==> flow/design.v <==
`timescale 1ns / 1ps
module dp_ram(
    input                         i_clk,
    input                         i_a_wr,
    input  [P_LOG2_RAM_DEPTH-1:0] i_a_addr,
    input          [P_DATA_W-1:0] i_a_data,
    output reg     [P_DATA_W-1:0] o_a_data,
    input                         i_b_wr,
    input  [P_LOG2_RAM_DEPTH-1:0] i_b_addr,
    input          [P_DATA_W-1:0] i_b_data,
    output reg     [P_DATA_W-1:0] o_b_data
    );
   function integer log2;
      input [31:0] value;
      begin
	 value = value-1;
	 for (log2=0; value>0; log2=log2+1)
	   value = value>>1;
      end
   endfunction
   parameter P_DATA_W    = 640;
   parameter P_LOG2_RAM_DEPTH = 9;
   reg [P_DATA_W-1:0] mem [0:2**P_LOG2_RAM_DEPTH-1];
   always @(posedge i_clk) 
   begin
      o_a_data         <= mem[i_a_addr];
      if(i_a_wr) begin
         o_a_data      <= i_a_data;
         mem[i_a_addr] <= i_a_data;
      end
   end
   always @(posedge i_clk) 
   begin
      o_b_data         <= mem[i_b_addr];
      if(i_b_wr) begin
         o_b_data      <= i_b_data;
         mem[i_b_addr] <= i_b_data;
      end
   end
endmodule
`timescale 1ns / 1ps
module fifo(
    input                 i_clk,
    input                 i_reset,
    input  [P_DATA_W-1:0] i_data,
    input                 i_read,
    input                 i_write,
    output [P_DATA_W-1:0] o_data,
    output                o_empty,
    output                o_full
    );
   parameter  P_DATA_W = 11;
   parameter  P_ADDR_W = 8;
   localparam P_DEPTH  = (1 << P_ADDR_W);
   reg  [P_ADDR_W-1:0] wr_addr;
   reg  [P_ADDR_W-1:0] rd_addr;
   reg  [P_DATA_W-1:0] output_data;
   wire [P_DATA_W-1:0] ram_data;
   reg  [P_ADDR_W-1:0] counter;
   assign o_full  = (counter == (P_DEPTH-1));
   assign o_empty = (counter == 0);
   assign o_data  = ram_data; 
   always @(posedge i_clk)
   begin
      if (i_reset) begin
         wr_addr <= 0;
      end else if (i_write) begin
         wr_addr <= wr_addr+1;
      end
   end
   always @(posedge i_clk)
   begin
      if (i_reset) begin
         rd_addr <= 0;
      end else if (i_read) begin
         rd_addr <= rd_addr+1;
      end
   end
   always @(posedge i_clk)
   begin
      if (i_reset) begin
         counter <= 0;
      end else if (i_read && !i_write) begin
         counter <= counter-1;
      end else if (i_write && !i_read) begin
         counter <= counter+1;
      end
   end
   dp_ram #(
      .P_DATA_W(P_DATA_W),
      .P_LOG2_RAM_DEPTH(P_ADDR_W)
      ) buffer (
         .i_clk(i_clk),
         .i_a_wr(i_write),
         .i_a_addr(wr_addr),
         .i_a_data(i_data),
         .o_a_data(),
         .i_b_wr(1'b0),
         .i_b_addr(rd_addr),
         .i_b_data(0),
         .o_b_data(ram_data)
    );
endmodule
`timescale 1ns / 1ps
module bresenham(
      input                        i_clk,
      input                        i_reset,
      input      [P_X_COORD_W-1:0] i_x0,
      input      [P_X_COORD_W-1:0] i_x1,
      input      [P_Y_COORD_W-1:0] i_y0,
      input      [P_Y_COORD_W-1:0] i_y1,
      input                        i_load_vals,
      output reg [P_X_COORD_W-1:0] o_x_val,
      output reg [P_Y_COORD_W-1:0] o_y_val,
      output                       o_vals_rdy,
      output                       o_waiting
    );
   parameter  P_X_COORD_W                 = 11;
   parameter  P_Y_COORD_W                 = 11;
   localparam P_ERROR_W                   = (P_X_COORD_W>P_Y_COORD_W) ? P_X_COORD_W : P_Y_COORD_W;
   localparam STATE__WAITING              = 0;
   localparam STATE__SETUP_IS_STEEP       = 1;
   localparam STATE__SETUP_REV_COORDS     = 2;
   localparam STATE__SETUP_ERROR_AND_STEP = 3;
   localparam STATE__DRAWING              = 4;
   reg                    [2:0] curr_state, next_state;
   reg signed [P_X_COORD_W-1:0] x, x0, x1;
   reg signed [P_Y_COORD_W-1:0] y, y0, y1;
   reg signed [P_X_COORD_W-1:0] delta_x;
   reg signed [P_X_COORD_W-1:0] delta_y;
   reg signed   [P_ERROR_W-1:0] error;
   reg signed             [1:0] ystep;
   reg                          steep;
   reg                          vals_rdy;
   reg                          waiting;
   assign o_vals_rdy   = vals_rdy;
   assign o_waiting    = (curr_state == STATE__WAITING) ? 1'b1 : 1'b0;
   always @(posedge i_clk)
   begin
      if (i_reset) begin
         x              <= 'b0;
         x0             <= 'b0;
         x1             <= 'b0;
         y              <= 'b0;
         y0             <= 'b0;
         y1             <= 'b0;
         error          <= 'b0;
         curr_state     <= STATE__WAITING;
      end else begin
         vals_rdy       <= 0;
         x0             <= x0;
         x1             <= x1;
         y0             <= y0;
         y1             <= y1;
         error          <= error;
         curr_state     <= next_state;
         case (curr_state)
            STATE__WAITING : begin
               if (i_load_vals) begin
                  x0    <= i_x0;
                  x1    <= i_x1;
                  y0    <= i_y0;
                  y1    <= i_y1;
                  error <= 'b0;
               end
            end
            STATE__SETUP_IS_STEEP : begin
               if (y1 > y0) begin
                  if (x1 > x0) begin 
                     steep <= (y1-y0) > (x1-x0);
                  end else begin
                     steep <= (y1-y0) > (x0-x1);
                  end
               end else begin
                  if (x1 > x0) begin 
                     steep <= (y0-y1) > (x1-x0);
                  end else begin
                     steep <= (y0-y1) > (x0-x1);
                  end
               end
            end
            STATE__SETUP_REV_COORDS : begin
               if (steep) begin
                  if (y0 > y1) begin
                     x0      <= y1;
                     x1      <= y0;
                     y0      <= x1;
                     y1      <= x0;
                     delta_x <= y0-y1;
                     delta_y <= (x1>x0 ? x1-x0 : x0-x1);
                  end else begin
                     x0      <= y0;
                     x1      <= y1;
                     y0      <= x0;
                     y1      <= x1;
                     delta_x <= y1-y0;
                     delta_y <= (x1>x0 ? x1-x0 : x0-x1);
                  end
               end else begin
                  if (x0 > x1) begin
                     x0      <= x1;
                     x1      <= x0;
                     y0      <= y1;
                     y1      <= y0;
                     delta_x <= x0-x1;
                     delta_y <= (y1>y0 ? y1-y0 : y0-y1);
                  end else begin
                     delta_x <= x1-x0;
                     delta_y <= (y1>y0 ? y1-y0 : y0-y1);
                  end
               end
            end
            STATE__SETUP_ERROR_AND_STEP : begin
               error <= delta_x >>> 1;
               ystep <= (y0<y1 ? 1 : -1);
               x     <= x0;
               y     <= y0;
            end
            STATE__DRAWING : begin
               if (steep) begin
                  o_x_val <= y;
                  o_y_val <= x;
               end else begin
                  o_x_val <= x;
                  o_y_val <= y;
               end
               x <= x+1;
               if (error-delta_y < 0) begin
                  error <= error-delta_y + delta_x;
                  y     <= y+ystep;
               end else begin
                  error <= error-delta_y;
               end
               vals_rdy <= 1;
            end
         endcase
      end
   end
   always @(curr_state, i_load_vals, x, x1)
   begin
      next_state = curr_state;
      case(curr_state)
         STATE__WAITING : begin
            if (i_load_vals) begin
               next_state = STATE__SETUP_IS_STEEP;
            end 
         end
         STATE__SETUP_IS_STEEP : begin
            next_state = STATE__SETUP_REV_COORDS;
         end
         STATE__SETUP_REV_COORDS : begin
            next_state = STATE__SETUP_ERROR_AND_STEP;
         end
         STATE__SETUP_ERROR_AND_STEP : begin
            next_state = STATE__DRAWING;
         end
         STATE__DRAWING : begin
            if (x == x1) begin
               next_state = STATE__WAITING;
            end 
         end         
      endcase
   end
endmodule
`timescale 1ns / 1ps
module draw_lines(
      input                                      i_clk,
      input                                      i_reset,
      input                    [P_X_COORD_W-1:0] i_x0,
      input                    [P_X_COORD_W-1:0] i_x1,
      input                    [P_Y_COORD_W-1:0] i_y0,
      input                    [P_Y_COORD_W-1:0] i_y1,
      input                                      i_start,
      input                                      i_load_fifo,
      output                                     o_waiting,
      output                                     o_fifo_full,
      output                                     o_wr,
      output                [P_LOG2_RAM_DEPTH-1:0] o_addr
    );
    parameter P_X_COORD_W = 11;
    parameter P_Y_COORD_W = 11;
    parameter P_SCREEN_W = 640;
    parameter P_SCREEN_H = 480;
    parameter P_DATA_W = 1;
    parameter P_LOG2_RAM_DEPTH = 19;
    parameter P_FIFO_ADDR_W = 4;
    localparam STATE__WAITING = 0;
    localparam STATE__CLEAR   = 1;
    localparam STATE__LOAD    = 2;
    localparam STATE__DRAW    = 3;
    reg [1:0] curr_state;
    reg [1:0] next_state;
    wire [P_LOG2_RAM_DEPTH-1:0] bres_addr;
    reg  [P_LOG2_RAM_DEPTH-1:0] buffer_addr;
    wire bres_wr;
    reg  buffer_wr;
    wire [P_DATA_W-1:0] bres_data;
    reg  [P_DATA_W-1:0] buffer_data;
    wire                   bres_waiting;
    wire                   load_vals;
    wire [P_X_COORD_W-1:0] fifo_x0;
    wire [P_X_COORD_W-1:0] fifo_x1;
    wire [P_Y_COORD_W-1:0] fifo_y0;
    wire [P_Y_COORD_W-1:0] fifo_y1;
    wire     [P_X_COORD_W-1:0] x_val;
    wire     [P_Y_COORD_W-1:0] y_val;
    wire fifo_empty;
    wire fifo_full;
    assign o_fifo_full = fifo_full;
    assign o_waiting  = (curr_state == STATE__WAITING) ? 1'b1 : 1'b0;
    fifo #(.P_DATA_W(P_X_COORD_W), .P_ADDR_W(P_FIFO_ADDR_W)) x0_in_buffer (
		.i_clk(i_clk), 
		.i_reset(i_reset), 
		.i_data(i_x0), 
		.i_read(load_vals), 
		.i_write(i_load_fifo), 
		.o_data(fifo_x0), 
		.o_empty(fifo_empty), 
		.o_full(fifo_full)
	 );
    fifo #(.P_DATA_W(P_X_COORD_W), .P_ADDR_W(P_FIFO_ADDR_W)) x1_in_buffer (
		.i_clk(i_clk), 
		.i_reset(i_reset), 
		.i_data(i_x1), 
		.i_read(load_vals), 
		.i_write(i_load_fifo), 
		.o_data(fifo_x1), 
		.o_empty(), 
		.o_full()
	 );
    fifo #(.P_DATA_W(P_Y_COORD_W), .P_ADDR_W(P_FIFO_ADDR_W)) y0_in_buffer (
		.i_clk(i_clk), 
		.i_reset(i_reset), 
		.i_data(i_y0), 
		.i_read(load_vals), 
		.i_write(i_load_fifo), 
		.o_data(fifo_y0), 
		.o_empty(), 
		.o_full()
	 );
    fifo #(.P_DATA_W(P_Y_COORD_W), .P_ADDR_W(P_FIFO_ADDR_W)) y1_in_buffer (
		.i_clk(i_clk), 
		.i_reset(i_reset), 
		.i_data(i_y1), 
		.i_read(load_vals), 
		.i_write(i_load_fifo), 
		.o_data(fifo_y1), 
		.o_empty(), 
		.o_full()
	 );
    always @(posedge i_clk) 
    begin
      if (i_reset) begin
         curr_state <= STATE__WAITING;
      end else begin
         curr_state <= next_state;
      end
    end
   always @(curr_state, i_start, bres_waiting, fifo_empty)
   begin
      next_state = curr_state;
      case(curr_state)
         STATE__WAITING : begin
            if (i_start == 1'b1) begin
               next_state = STATE__LOAD;
            end
         end
         STATE__LOAD : begin
            next_state = STATE__DRAW;
         end
         STATE__DRAW : begin
            if (bres_waiting && fifo_empty) begin
               next_state = STATE__WAITING;
            end else if (~fifo_empty && bres_waiting) begin
               next_state = STATE__LOAD;
            end
         end
      endcase
   end
	bresenham bres (
		.i_clk(i_clk), 
		.i_reset(i_reset), 
		.i_x0(fifo_x0), 
		.i_x1(fifo_x1), 
		.i_y0(fifo_y0), 
		.i_y1(fifo_y1), 
		.i_load_vals(load_vals), 
      .o_x_val(x_val),
      .o_y_val(y_val),
		.o_vals_rdy(bres_wr),
      .o_waiting(bres_waiting)
	);
   assign load_vals = (curr_state == STATE__LOAD) ? 1'b1 : 1'b0;
   assign o_wr   = buffer_wr;
   assign o_addr = buffer_addr;
   assign bres_addr  = P_SCREEN_W*y_val+x_val;
   assign bres_data  = 1;
   always @(bres_addr, 
            bres_wr, 
            bres_data, 
            curr_state)
   begin
      case (curr_state)
         STATE__DRAW : begin
            buffer_wr   = bres_wr;
            buffer_addr = bres_addr;
            buffer_data = bres_data;
         end
         default : begin
            buffer_wr   = 1'b0;
            buffer_addr = 0;
            buffer_data = 0;
         end
      endcase
   end
endmodule
== From RTL to reports: draw_lines ==
What the tools print for draw_lines, step after step.
Line numbers count from 1 in the design file above.
Cell names lack the library's common part.
The mark -- stands for no value.
Inputs
  top: draw_lines
  clock port: i_clk
  standard-cell library: sky130hd
  corner: tt_025C_1v80

== Word-level counts ==
Counts by Yosys on the flattened word-level netlist (proc, flatten, opt, wreduce; memories kept). Register bits leave out memories and registers merged into their read ports (data or address). Print and check cells are left out.
Memory sizes are those after Yosys's memory passes, which may raise the word count (mostly to a power of two), join words into wider ones and drop unused or constant bits.
Cells by class
  bitwise logic cells: 2
  $mul: 1
  muxes and demuxes: 62
  order comparisons: 10
  equality and inequality tests: 14
  add/subtract/negate cells: 20
  reductions and logical operators: 24
Operator list (count)
  11-bit 2-to-1 mux: 31
  11-bit case mux with 2-bit select: 6
  11-bit > comparator: 8
  11-bit subtractor: 5
  3-bit by 11-bit multiplier with 12-bit output with constant A: 1
  4-bit by 1-bit adder with 4-bit output with constant B: 9
  11-bit case mux with 3-bit select: 1
  32-bit by 1-bit < comparator with 1-bit output with constant B: 1
  4-bit 2-to-1 mux: 6
  19-bit by 11-bit adder with 19-bit output: 1
  19-bit 2-to-1 mux: 1
  3-bit case mux with 5-bit select: 1
  11-bit by 11-bit subtractor with 12-bit output: 1
  2-bit AND reduction: 6
  11-bit adder: 1
  11-bit < comparator: 1
  11-bit equality test: 1
  11-bit by 2-bit adder with 11-bit output: 1
  11-bit by 2-bit adder with 11-bit output with constant B: 1
  3-bit AND reduction: 3
  1-bit 2-to-1 mux: 9
  2-bit 2-to-1 mux: 4
  2-bit nonzero test: 3
  3-bit by 2-bit equality test with 1-bit output with constant B: 2
  3-bit nonzero test: 2
  2-bit case mux with 3-bit select: 1
  3-bit 2-to-1 mux: 2
  5-bit nonzero test: 1
Not listed: further kinds 15, cells in them 23.
Storage and ports
  register bits: 166
  clocked read ports x word width: 44
  input port bits: 48
  memories: 4
  memory bits (writable): 704
Memories
  x0_in_buffer.buffer.mem: words 16, width 11, read ports 1, wr ports 1, line 23  | reg [P_DATA_W-1:0] mem [0:2**P_LOG2_RAM_DEPTH-1];
  x1_in_buffer.buffer.mem: words 16, width 11, read ports 1, wr ports 1, line 23
  y0_in_buffer.buffer.mem: words 16, width 11, read ports 1, wr ports 1, line 23
  y1_in_buffer.buffer.mem: words 16, width 11, read ports 1, wr ports 1, line 23

== Logic depth ==
Depth = most cells in a row (Yosys ltp): at word level without a register or memory, in the mapped netlist without a sequential cell, where the memories' decode and read muxes count.
Depth
  depth in word-level cells: 6
  ABC_AREA: 1
  mapped depth: 24
  gate-level depth less buffers: 23

== Netlist ==
Source: synth_stat.txt of the flow (Yosys; design flattened, memories mapped). It holds for the ABC_AREA given above (unset counts as 0); a run with the other value may have another netlist.
Cells by type
  edfxtp_1: count 751, area in all 2.26E+04 µm²
  dfxtp_1: count 165, area in all 3.3E+03 µm²
  nand2_1: count 653, area in all 2.45E+03 µm²
  a21oi_1: count 437, area in all 2.19E+03 µm²
  ha_1: count 156, area in all 1.95E+03 µm²
  o21ai_0: count 361, area in all 1.81E+03 µm²
  mux2i_1: count 176, area in all 1761.69 µm²
  inv_1: count 439, area in all 1647.83 µm²
  o211ai_1: count 191, area in all 1.43E+03 µm²
  nor2_1: count 217, area in all 814.531 µm²
  clkbuf_1: count 153, area in all 574.301 µm²
  nand3_1: count 109, area in all 545.523 µm²
  xor2_1: count 53, area in all 464.195 µm²
  nand4_1: count 68, area in all 425.408 µm²
  buf_2: count 42, area in all 210.202 µm²
  fa_1: count 10, area in all 200.192 µm²
  buf_6: count 14, area in all 157.651 µm²
  xnor2_1: count 14, area in all 122.618 µm²
Not listed: further types 34, cells in them 158.
Mapped netlist
  mapped flip-flops: 916
  cell count: 4167
  buffer cells: 226
  chip area (Yosys): 43643.1 µm²
  sequential part of the area: 25854.8 µm²

== Timing after synthesis ==
Source: OpenSTA report_checks on the synthesized netlist (no wires, ideal clock, input and output delay 20% of the period each), path of least setup slack; recovery checks are left aside. Register names are those of the netlist, which keeps one name where synthesis merged equal registers.
Timing post-synthesis
  path type: register to output
  from: register bres.o_y_val[1]
  to: output port o_addr[18]
  clock period: 5.0 ns
  path delay: 2.401 ns
  path buffers: 0
  driving pins on the path: 14
  time at the first pin: 0.000 ns
  data required time: 4.000 ns
  external output delay: 1.000 ns
  setup slack: 1.599 ns
  data arrival time: 2.401 ns
  synthesis period reached: 3.401 ns
"path delay" = arrival - input delay + setup time.
At an output port there is no setup time.
"driving pins on the path" counts driving pins, that of a launching flip-flop among them; a cell with two outputs on the path counts twice.
"synthesis period reached" is the clock period less the worst setup slack; recovery checks do not enter. This is arithmetic on one report: input and output delays are still those of the set period (20% each).
Between the ends stands the longest chain of elaborated cells between them, by number of cells; it is not shown to be the way that was timed. Of several equally long chains one is given.
A line is the first line of the expression or statement that the cell stems from. Yosys adds cells for indexed reads and writes and turns some case tables into memories.
On the way, post-synthesis
  path through: edfxtp_1 ha_1 ha_1 inv_1 fa_1 xnor2_1 nand2_1 nor2_1 nand4_1 nor2_1 nand2_1 nand2_1 nand2_1 nor2_1
  length of the longest elaborated chain: 3
  elaborated cells between the ends (all ways): 3
  source lines of those cells: 2
Ends and longest elaborated chain, post-synthesis
  from (decl): line 114  | output reg [P_Y_COORD_W-1:0] o_y_val,
  from (assign): line 222  | o_y_val <= x;
  from (assign): line 225  | o_y_val <= y;
  3-bit by 11-bit multiplier with 12-bit output: line 396  | assign bres_addr  = P_SCREEN_W*y_val+x_val;
  19-bit by 11-bit adder with 19-bit output: line 396
  19-bit 2-to-1 mux: line 403  | case (curr_state)
  to (decl): line 278  | output                [P_LOG2_RAM_DEPTH-1:0] o_addr

== Timing after layout ==
From the final timing report of run 1: the path of least setup slack in the routed layout; clock arrival at registers is part of the times.
Timing after layout
  path type: register to output
  from: register bres.o_y_val[3]
  to: output port o_addr[15]
  path buffers: 1
  data required time: 4.25 ns
  driving pins on the path: 14
  clock period: 5.31 ns
  data arrival time: 3.52 ns
  setup slack: 0.73 ns
  time at the first pin: 0.71 ns
  external output delay: 1.06 ns
Between the ends stands the longest chain of elaborated cells between them, by number of cells; it is not shown to be the way that was timed. Of several equally long chains one is given.
On the way, after layout
  path through: edfxtp_1 ha_1 ha_1 inv_1 fa_2 inv_1 nand3_1 nand2_1 xnor2_1 inv_1 nand2_1 o21ai_0 a21oi_1 clkdlybuf4s50_1
  length of the longest elaborated chain: 3
  elaborated cells between the ends (all ways): 3
  source lines of those cells: 2
Ends and longest elaborated chain, after layout
  from (decl): line 114  | output reg [P_Y_COORD_W-1:0] o_y_val,
  from (assign): line 222  | o_y_val <= x;
  from (assign): line 225  | o_y_val <= y;
  3-bit by 11-bit multiplier with 12-bit output: line 396  | assign bres_addr  = P_SCREEN_W*y_val+x_val;
  19-bit by 11-bit adder with 19-bit output: line 396
  19-bit 2-to-1 mux: line 403  | case (curr_state)
  to (decl): line 278  | output                [P_LOG2_RAM_DEPTH-1:0] o_addr

Flow measurements of draw_lines on sky130hd: 5 stored runs with different settings, listed in no order. Input and output delays are each 20% of the period that was set; the output load is 0.01 pF.
By "achieved clock period (ns)" is meant the clock period of the run minus its worst setup slack. This is arithmetic on one report: input and output delays are still those of the set period (20% each).
"worst setup path time (ns)": the worst setup path's part of the clock period (all of it between registers, 20% less for each end at a port) less its slack. A launch clock that arrives late makes it longer, a capture clock that arrives late makes it shorter.
By "finish__power__total" is meant OpenSTA's value without simulated activity: inputs other than the clock are taken to toggle once in ten clock periods, and the tool carries that through the logic.

settings of run 1
{
  "ABC_AREA": 1,
  "CAP_MARGIN": 0,
  "CELL_PAD_IN_SITES_GLOBAL_PLACEMENT": 2,
  "CORE_MARGIN": 4,
  "CORE_UTILIZATION": 41,
  "CTS_CLUSTER_DIAMETER": 156,
  "CTS_CLUSTER_SIZE": 74,
  "GPL_ROUTABILITY_DRIVEN": 0,
  "GPL_TIMING_DRIVEN": 1,
  "MAX_ROUTING_LAYER": "met4",
  "MIN_ROUTING_LAYER": "met2",
  "PLACE_DENSITY": 0.7,
  "SETUP_SLACK_MARGIN": 0.48,
  "SLEW_MARGIN": 35,
  "period_ns": 5.31
}
report of run 1
yosys chip area after synthesis (um^2): 43643.1
finish__design__die__area: 111730.0
finish__design__instance__area__stdcell: 46691.0
finish__design__instance__utilization: 0.4429
finish__timing__setup__ws: 0.732
finish__timing__setup__tns: 0.000
finish__timing__hold__ws: 0.512
finish__power__total: 1.654e-02
achieved clock period (ns): 4.578
worst setup path time (ns): 3.52
worst setup path kind: register to output

settings of run 2
{
  "CELL_PAD_IN_SITES_DETAIL_PLACEMENT": 2,
  "CORE_MARGIN": 10,
  "CORE_UTILIZATION": 63,
  "CTS_CLUSTER_SIZE": 80,
  "GPL_TIMING_DRIVEN": 1,
  "PLACE_DENSITY": 0.47,
  "SETUP_SLACK_MARGIN": -0.44,
  "SLEW_MARGIN": 40,
  "period_ns": 4.73,
  "CAP_MARGIN": 20
}
report of run 2: did not finish, place, DPL-0033

settings of run 3
{
  "ABC_AREA": 1,
  "CAP_MARGIN": 25,
  "CELL_PAD_IN_SITES_GLOBAL_PLACEMENT": 2,
  "CTS_CLUSTER_DIAMETER": 218,
  "CTS_CLUSTER_SIZE": 37,
  "GPL_ROUTABILITY_DRIVEN": 1,
  "GPL_TIMING_DRIVEN": 0,
  "MAX_ROUTING_LAYER": "met5",
  "PLACE_DENSITY_LB_ADDON": 0.21,
  "SETUP_SLACK_MARGIN": 0.84,
  "TNS_END_PERCENT": 10,
  "period_ns": 5.0,
  "CORE_MARGIN": 2,
  "CORE_UTILIZATION": 40,
  "SLEW_MARGIN": 20
}
report of run 3
yosys chip area after synthesis (um^2): 43643.1
finish__design__die__area: 111767.0
finish__design__instance__area__stdcell: 47429.2
finish__design__instance__utilization: 0.4369
finish__timing__setup__ws: 0.776
finish__timing__setup__tns: 0.000
finish__timing__hold__ws: 0.442
finish__power__total: 1.803e-02
achieved clock period (ns): 4.224
worst setup path time (ns): 3.22
worst setup path kind: register to output

settings of run 4
{
  "ABC_AREA": 1,
  "CORE_ASPECT_RATIO": 1.28,
  "CORE_UTILIZATION": 17,
  "CTS_CLUSTER_DIAMETER": 161,
  "GPL_ROUTABILITY_DRIVEN": 1,
  "GPL_TIMING_DRIVEN": 1,
  "MIN_ROUTING_LAYER": "met1",
  "PLACE_DENSITY": 0.64,
  "SETUP_SLACK_MARGIN": 0.47,
  "TNS_END_PERCENT": 20,
  "period_ns": 5.97,
  "CAP_MARGIN": 20,
  "CORE_MARGIN": 2,
  "SLEW_MARGIN": 20
}
report of run 4
yosys chip area after synthesis (um^2): 43643.1
finish__design__die__area: 260823.0
finish__design__instance__area__stdcell: 50741.2
finish__design__instance__utilization: 0.1987
finish__timing__setup__ws: 0.965
finish__timing__setup__tns: 0.000
finish__timing__hold__ws: 0.456
finish__power__total: 1.744e-02
achieved clock period (ns): 5.005
worst setup path time (ns): 3.81
worst setup path kind: register to output

settings of run 5
{
  "CAP_MARGIN": 15,
  "CELL_PAD_IN_SITES_DETAIL_PLACEMENT": 2,
  "CORE_ASPECT_RATIO": 1.86,
  "CORE_MARGIN": 4,
  "CORE_UTILIZATION": 67,
  "PLACE_DENSITY_LB_ADDON": 0.08,
  "SLEW_MARGIN": 0,
  "TNS_END_PERCENT": 90,
  "period_ns": 2.75
}
report of run 5: did not finish, place, DPL-0033
